==> flow/design.v <==
module atan
(
    input                       clk         ,
    input                       rst_n       ,
    input                       trig        ,
    output                      vld         ,
    input       signed  [16:0]  para_in     ,
    output  reg signed  [11:0]  atany            
);
reg                     run_latch   ;
reg             [3:0]   cnt         ;
reg     signed  [18:0]  tmp1        ;
reg     signed  [18:0]  tmp2        ;
wire    signed  [19:0]  y0          ;
reg     signed  [19:0]  xr          ;
reg     signed  [19:0]  yr          ;
reg     signed  [19:0]  x2          ;
reg     signed  [19:0]  y2          ;
always @(posedge clk or negedge rst_n)
begin
    if (!rst_n)
        run_latch <= 1'b0;
    else
    begin
        if (trig)
            run_latch <= 1'b1;
        else if (cnt == 4'd9)
            run_latch <= 1'b0;
    end
end
always @(posedge clk or negedge rst_n)
begin
    if (!rst_n)
        cnt <= 4'd0;
    else
    begin
        if (run_latch)
            cnt <= cnt + 4'd1;
        else
            cnt <= 4'd0;
    end
end
assign vld = (cnt == 4'd10);
assign y0 = para_in<<2;
always @(*)
begin
    if (run_latch)
    begin
        case(cnt)
            4'd0:
            begin
                tmp1 = y2>>>1;
                tmp2 = x2>>>1;
            end
            4'd1:
            begin
                tmp1 = y2>>>2;
                tmp2 = x2>>>2;
            end
            4'd2:
            begin
                tmp1 = y2>>>3;
                tmp2 = x2>>>3;
            end
            4'd3:
            begin
                tmp1 = y2>>>4;
                tmp2 = x2>>>4;
            end
            4'd4:
            begin
                tmp1 = y2>>>5;
                tmp2 = x2>>>5;
            end
            4'd5:
            begin
                tmp1 = y2>>>6;
                tmp2 = x2>>>6;
            end
            4'd6:
            begin
                tmp1 = y2>>>7;
                tmp2 = x2>>>7;
            end
            4'd7:
            begin
                tmp1 = y2>>>8;
                tmp2 = x2>>>8;
            end
            4'd8:
            begin
                tmp1 = y2>>>9;
                tmp2 = x2>>>9;
            end
            4'd9:
            begin
                tmp1 = y2>>>10;
                tmp2 = x2>>>10;
            end
            default:     
            begin
                tmp1 = 19'd0;
                tmp2 = 19'd0;
            end
        endcase
    end
    else
    begin
        tmp1 = 19'd0;
        tmp2 = 19'd0;
    end
end
always @(*)
begin
    if (run_latch)
    begin
        if ((x2[19] == y2[19]) | (x2 == 20'd0) | (y2 == 20'd0))
        begin
            xr = x2 + tmp1;
            yr = y2 - tmp2;
        end
        else
        begin
            xr = x2 - tmp1;
            yr = y2 + tmp2;
        end
    end
    else
    begin
        xr = 20'd0;
        yr = 20'd0;
    end
end
always @(posedge clk or negedge rst_n)
begin
    if (!rst_n)
    begin
        x2 <= 20'd0;
        y2 <= 20'd0;
    end
    else
    begin
        if (trig)
        begin
            if (~para_in[16]) 
            begin
                x2 <= 20'd1024 + y0;
                y2 <= y0 - 20'd1024;
            end
            else  
            begin
                x2 <= 20'd1024 - y0;
                y2 <= y0 + 20'd1024;
            end
        end
        else if (run_latch)
        begin
            x2 <= xr;
            y2 <= yr;
        end
    end
end
always @(posedge clk or negedge rst_n)
begin
    if (!rst_n)
        atany <= 12'd0;
    else 
    begin
        if (trig)
        begin
            if (~para_in[16]) 
                atany <= 12'd804;
            else 
                atany <= 12'd3292;
        end
        else if (run_latch)
        begin
            case (cnt)
                4'd0: 
                begin
                    if ((x2[19] == y2[19]) | (x2 == 20'd0) | (y2 == 20'd0))
                        atany <= atany + 12'd475;
                    else
                        atany <= atany - 12'd475;
                end
                4'd1: 
                begin
                    if ((x2[19] == y2[19]) | (x2 == 20'd0) | (y2 == 20'd0)) 
                        atany <= atany + 12'd251;
                    else
                        atany <= atany - 12'd251;
                end
                4'd2: 
                begin
                    if ((x2[19] == y2[19]) | (x2 == 20'd0) | (y2 == 20'd0)) 
                        atany <= atany + 12'd127;
                    else
                        atany <= atany - 12'd127;
                end
                4'd3: 
                begin
                    if ((x2[19] == y2[19]) | (x2 == 20'd0) | (y2 == 20'd0))
                        atany <= atany + 12'd64;
                    else
                        atany <= atany - 12'd64;
                end
                4'd4: 
                begin
                    if ((x2[19] == y2[19]) | (x2 == 20'd0) | (y2 == 20'd0))
                        atany <= atany + 12'd32;
                    else
                        atany <= atany - 12'd32;
                end
                4'd5: 
                begin
                    if ((x2[19] == y2[19]) | (x2 == 20'd0) | (y2 == 20'd0))
                        atany <= atany + 12'd16;
                    else
                        atany <= atany - 12'd16;
                end
                4'd6: 
                begin
                    if ((x2[19] == y2[19]) | (x2 == 20'd0) | (y2 == 20'd0))
                        atany <= atany + 12'd8;
                    else
                        atany <= atany - 12'd8;
                end
                4'd7: 
                begin
                    if ((x2[19] == y2[19]) | (x2 == 20'd0) | (y2 == 20'd0))
                        atany <= atany + 12'd4;
                    else
                        atany <= atany - 12'd4;
                end
                4'd8: 
                begin
                    if ((x2[19] == y2[19]) | (x2 == 20'd0) | (y2 == 20'd0))
                        atany <= atany + 12'd2;
                    else
                        atany <= atany - 12'd2;
                end
                4'd9: 
                begin
                    if ((x2[19] == y2[19]) | (x2 == 20'd0) | (y2 == 20'd0))
                        atany <= atany + 12'd1;
                    else
                        atany <= atany - 12'd1;
                end
            endcase
        end
    end
end
endmodule
== Tool chain data of atan ==
The steps from the RTL of atan to its reports follow in flow order.
Lines are those of the file above, counted from 1.
A cell with -- has no value.
Inputs
  top: atan
  clock: clk
  cell library: sky130hd
  library corner: tt_025C_1v80

== Word-level counts ==
Counts by Yosys on the flattened word-level netlist (proc, flatten, opt, wreduce; memories kept). Register bits leave out memories and registers merged into their read ports (data or address). Print and check cells are left out. Cells with the same type and inputs are merged into one.
Word-level totals
  word width x clocked read ports: 0
  bits in writable memories: 0
  bits in read-only memories: 0
  memories kept: 0
  latch bits: 0
  output and inout port bits: 13
  bits of input ports: 20
  cells after elaboration: 82
  register bits after elaboration: 57
Cells by class
  shift operators: 0
  order comparisons: 0
  mux-type cells: 29
  bitwise operators: 2
  equality and inequality tests: 11
  div/mod/pow operators: 0
  reductions and logical operators: 7
  add/subtract/negate cells: 28
  multiply operators: 0
Operator list (number)
  19-bit parallel mux with 10-bit select: 2
  20-bit two-way mux: 8
  12-bit two-way mux: 13
  12-bit parallel mux with 10-bit select: 1
  20-bit by 19-bit adder with 20-bit output: 2
  20-bit by 19-bit subtractor with 20-bit output: 2
  20-bit zero test: 2
  19-bit two-way mux: 2
  12-bit by 7-bit adder with 12-bit output (second input constant): 2
  12-bit by 7-bit subtractor with 12-bit output (second input constant): 2
  12-bit by 19-bit subtractor with 20-bit output (first input constant): 1
  19-bit by 12-bit adder with 20-bit output (second input constant): 1
  19-bit by 12-bit subtractor with 20-bit output (second input constant): 1
  4-bit by 3-bit equality test with 1-bit output (second input constant): 4
  12-bit by 1-bit adder with 12-bit output (second input constant): 1
  12-bit by 1-bit subtractor with 12-bit output (second input constant): 1
  12-bit by 2-bit adder with 12-bit output (second input constant): 1
  12-bit by 2-bit subtractor with 12-bit output (second input constant): 1
  12-bit by 3-bit adder with 12-bit output (second input constant): 1
  12-bit by 3-bit subtractor with 12-bit output (second input constant): 1
  12-bit by 4-bit adder with 12-bit output (second input constant): 1
  12-bit by 4-bit subtractor with 12-bit output (second input constant): 1
  12-bit by 5-bit adder with 12-bit output (second input constant): 1
  12-bit by 5-bit subtractor with 12-bit output (second input constant): 1
  12-bit by 6-bit adder with 12-bit output (second input constant): 1
  12-bit by 6-bit subtractor with 12-bit output (second input constant): 1
  12-bit by 8-bit adder with 12-bit output (second input constant): 1
  12-bit by 8-bit subtractor with 12-bit output (second input constant): 1
Not listed: further kinds 14, cells in them 20.

== Longest topological paths ==
Depth = most cells in a row (Yosys ltp): at word level without a register or memory, in the mapped netlist without a sequential cell, where the memories' decode and read muxes count.
Logic depth
  word-level depth: 7
  ABC_AREA: 1
  gate-level depth with buffers: 32
  mapped depth without buffers: 30

== Netlist ==
The flow's flattened synthesis, as Yosys stat reports it; memories are mapped. The netlist is that of the ABC_AREA named above (0 if unset); the other value can give another one.
Cell types (number)
  sky130_fd_sc_hd__nand2_1: 414
  sky130_fd_sc_hd__dfrtp_1: 57
  sky130_fd_sc_hd__ha_1: 69
  sky130_fd_sc_hd__nand3_1: 161
  sky130_fd_sc_hd__inv_1: 195
  sky130_fd_sc_hd__nor2_1: 194
  sky130_fd_sc_hd__a21oi_1: 136
  sky130_fd_sc_hd__o21ai_0: 124
  sky130_fd_sc_hd__xor2_1: 55
  sky130_fd_sc_hd__o22ai_1: 69
  sky130_fd_sc_hd__nand4_1: 50
  sky130_fd_sc_hd__clkbuf_1: 58
  sky130_fd_sc_hd__fa_1: 9
  sky130_fd_sc_hd__xnor2_1: 20
  sky130_fd_sc_hd__buf_2: 28
  sky130_fd_sc_hd__o221ai_1: 12
  sky130_fd_sc_hd__a31oi_1: 16
  sky130_fd_sc_hd__o21ai_1: 19
Other cell types: 32; their cells: 132.
Synthesis totals
  mapped flip-flops: 57
  area of sequential cells: 1426.4 µm²
  mapped cells: 1818
  chip area (Yosys): 10563.9 µm²

== Timing after synthesis ==
Source: OpenSTA report_checks on the synthesized netlist (no wires, ideal clock, input and output delay 20% of the period each), path of least setup slack; recovery checks are left aside. Register names are those of the netlist, which keeps one name where synthesis merged equal registers.
Timing post-synthesis
  kind: flip-flop to flip-flop
  start: reg cnt[0]
  end: reg x2[17]
  data required time: 5.923 ns
  slack: 2.275 ns
  path buffers: 2
  period: 6.0 ns
  driving pins on the path: 26
  arrival: 3.648 ns
  launch time at the first pin: 0.000 ns
  setup time: 0.077 ns
  path delay: 3.725 ns
  synthesis period reached: 3.725 ns
"path delay" = arrival - input delay + setup time.
"driving pins on the path" counts driving pins, that of a launching flip-flop among them; a cell with two outputs on the path counts twice.
"synthesis period reached" is the clock period less the worst setup slack; recovery checks do not enter. This is arithmetic on one report: input and output delays are still those of the set period (20% each).
The rows between start and end are the longest chain of elaborated cells between them; the timing report does not say that the signal goes this way. Where chains are equally long, one stands for them.
A line is the first line of the expression or statement that the cell stems from. Yosys adds cells for indexed reads and writes and turns some case tables into memories.
At most two assigning lines are given for a register; there are more.
Between the ends, post-synthesis
  cells stage by stage: sky130_fd_sc_hd__dfrtp_1 sky130_fd_sc_hd__inv_1 sky130_fd_sc_hd__ha_1 sky130_fd_sc_hd__buf_2 sky130_fd_sc_hd__nand3_2 sky130_fd_sc_hd__buf_2 sky130_fd_sc_hd__o22ai_1 sky130_fd_sc_hd__nor2_1 sky130_fd_sc_hd__nand3_1 sky130_fd_sc_hd__nand2_1 sky130_fd_sc_hd__ha_1 sky130_fd_sc_hd__nand2_1 sky130_fd_sc_hd__nor2_1 sky130_fd_sc_hd__nand2_1 sky130_fd_sc_hd__o21ai_1 sky130_fd_sc_hd__xor2_1 sky130_fd_sc_hd__ha_1 sky130_fd_sc_hd__a21oi_1 sky130_fd_sc_hd__o21a_1 sky130_fd_sc_hd__nand2_1 sky130_fd_sc_hd__or2_2 sky130_fd_sc_hd__a21oi_1 sky130_fd_sc_hd__o21ai_0 sky130_fd_sc_hd__a21oi_1 sky130_fd_sc_hd__o21ai_0 sky130_fd_sc_hd__a21oi_1
  length of the longest elaborated chain: 7
  elaborated cells on any way between the ends: 17
  classes of those cells: 2 x add/sub; 9 x eq/ne; 5 x mux; 1 x reduce/logical
Ends and longest elaborated chain, post-synthesis
  from (decl): line 11  | reg             [3:0]   cnt         ;
  from (assign): line 34  | cnt <= 4'd0;
  from (assign): line 38  | cnt <= cnt + 4'd1;
  4-bit equality test: line 49  | case(cnt)
  19-bit parallel mux with 10-bit select: line 49
  19-bit two-way mux: line 47  | if (run_latch)
  20-bit by 19-bit subtractor with 20-bit output: line 124  | xr = x2 - tmp1;
  20-bit two-way mux: line 117  | if ((x2[19] == y2[19]) | (x2 == 20'd0) | (y2 == 20'd0))
  20-bit two-way mux: line 156  | else if (run_latch)
  20-bit two-way mux: line 143  | if (trig)
  to (assign): line 147  | x2 <= 20'd1024 + y0;
  to (assign): line 152  | x2 <= 20'd1024 - y0;
  to (decl): line 17  | reg     signed  [19:0]  x2          ;

== Timing after layout ==
From the final timing report of run A: the path of least setup slack in the routed layout; clock arrival at registers is part of the times.
Timing after layout
  kind: flip-flop to flip-flop
  start: reg cnt[0]
  end: reg x2[16]
  slack: 3.97 ns
  data required time: 9.33 ns
  period: 9.13 ns
  launch time at the first pin: 0.34 ns
  path buffers: 0
  setup time: 0.14 ns
  arrival: 5.36 ns
  driving pins on the path: 26
The rows between start and end are the longest chain of elaborated cells between them; the timing report does not say that the signal goes this way. Where chains are equally long, one stands for them.
At most two assigning lines are given for a register; there are more.
Between the ends, after layout
  cells stage by stage: sky130_fd_sc_hd__dfrtp_1 sky130_fd_sc_hd__ha_1 sky130_fd_sc_hd__nand2_1 sky130_fd_sc_hd__nor2_4 sky130_fd_sc_hd__clkinv_2 sky130_fd_sc_hd__o22ai_1 sky130_fd_sc_hd__nor2_1 sky130_fd_sc_hd__nand3b_1 sky130_fd_sc_hd__nand2_1 sky130_fd_sc_hd__ha_1 sky130_fd_sc_hd__inv_1 sky130_fd_sc_hd__o21ai_0 sky130_fd_sc_hd__inv_1 sky130_fd_sc_hd__fa_1 sky130_fd_sc_hd__inv_1 sky130_fd_sc_hd__nand3_1 sky130_fd_sc_hd__nand2_1 sky130_fd_sc_hd__nand3_1 sky130_fd_sc_hd__nand2_1 sky130_fd_sc_hd__nand2_1 sky130_fd_sc_hd__nand2_1 sky130_fd_sc_hd__nand3_1 sky130_fd_sc_hd__nand2_1 sky130_fd_sc_hd__a21oi_1 sky130_fd_sc_hd__o21ai_0 sky130_fd_sc_hd__a41oi_1
  length of the longest elaborated chain: 7
  elaborated cells on any way between the ends: 17
  classes of those cells: 2 x add/sub; 9 x eq/ne; 5 x mux; 1 x reduce/logical
Ends and longest elaborated chain, after layout
  from (decl): line 11  | reg             [3:0]   cnt         ;
  from (assign): line 34  | cnt <= 4'd0;
  from (assign): line 38  | cnt <= cnt + 4'd1;
  4-bit equality test: line 49  | case(cnt)
  19-bit parallel mux with 10-bit select: line 49
  19-bit two-way mux: line 47  | if (run_latch)
  20-bit by 19-bit subtractor with 20-bit output: line 124  | xr = x2 - tmp1;
  20-bit two-way mux: line 117  | if ((x2[19] == y2[19]) | (x2 == 20'd0) | (y2 == 20'd0))
  20-bit two-way mux: line 156  | else if (run_latch)
  20-bit two-way mux: line 143  | if (trig)
  to (assign): line 147  | x2 <= 20'd1024 + y0;
  to (assign): line 152  | x2 <= 20'd1024 - y0;
  to (decl): line 17  | reg     signed  [19:0]  x2          ;

Add stored flow runs of atan

Top module atan; platform sky130hd; tools Yosys and OpenROAD; 4 stored runs in no particular order. Input and output delays are each 20% of the period that was set; the output load is 0.01 pF.
"achieved clock period (ns)" = clock period - worst setup slack. The figure is calculated, with input and output delays left at 20% of the set period.

settings of run A
{
  "ABC_AREA": 1,
  "CAP_MARGIN": 40,
  "CORE_MARGIN": 3,
  "CORE_UTILIZATION": 58,
  "CTS_CLUSTER_DIAMETER": 261,
  "CTS_CLUSTER_SIZE": 73,
  "HOLD_SLACK_MARGIN": 0.24,
  "PLACE_DENSITY": 0.73,
  "SETUP_SLACK_MARGIN": 1.08,
  "period_ns": 9.13,
  "SLEW_MARGIN": 20
}
report of run A
yosys chip area after synthesis (um^2): 10563.9
finish__design__die__area: 19868.3
finish__design__instance__area__stdcell: 11208.2
finish__design__instance__utilization: 0.6391
finish__timing__setup__ws: 3.969
finish__timing__hold__ws: 0.517
achieved clock period (ns): 5.161

settings of run B
{
  "CAP_MARGIN": 5,
  "CELL_PAD_IN_SITES_GLOBAL_PLACEMENT": 2,
  "CORE_UTILIZATION": 39,
  "period_ns": 6.0,
  "CORE_MARGIN": 2,
  "SLEW_MARGIN": 20
}
report of run B
yosys chip area after synthesis (um^2): 10138.5
finish__design__die__area: 27302.6
finish__design__instance__area__stdcell: 11001.8
finish__design__instance__utilization: 0.4270
finish__timing__setup__ws: 0.501
finish__timing__hold__ws: 0.536
achieved clock period (ns): 5.499

settings of run C
{
  "CORE_UTILIZATION": 45,
  "PLACE_DENSITY": 0.73,
  "SETUP_SLACK_MARGIN": 1.08,
  "period_ns": 6.0,
  "CAP_MARGIN": 20,
  "CORE_MARGIN": 2,
  "SLEW_MARGIN": 20
}
report of run C
yosys chip area after synthesis (um^2): 10138.5
finish__design__die__area: 23746.8
finish__design__instance__area__stdcell: 11578.6
finish__design__instance__utilization: 0.5273
finish__timing__setup__ws: 1.102
finish__timing__hold__ws: 0.577
achieved clock period (ns): 4.898

settings of run D
{
  "CORE_UTILIZATION": 40,
  "SETUP_SLACK_MARGIN": -0.54,
  "period_ns": 5.7,
  "CAP_MARGIN": 20,
  "CORE_MARGIN": 2,
  "SLEW_MARGIN": 20
}
report of run D
yosys chip area after synthesis (um^2): 10138.5
finish__design__die__area: 26635.9
finish__design__instance__area__stdcell: 10966.8
finish__design__instance__utilization: 0.4380
finish__timing__setup__ws: 0.355
finish__timing__hold__ws: 0.527
achieved clock period (ns): 5.345
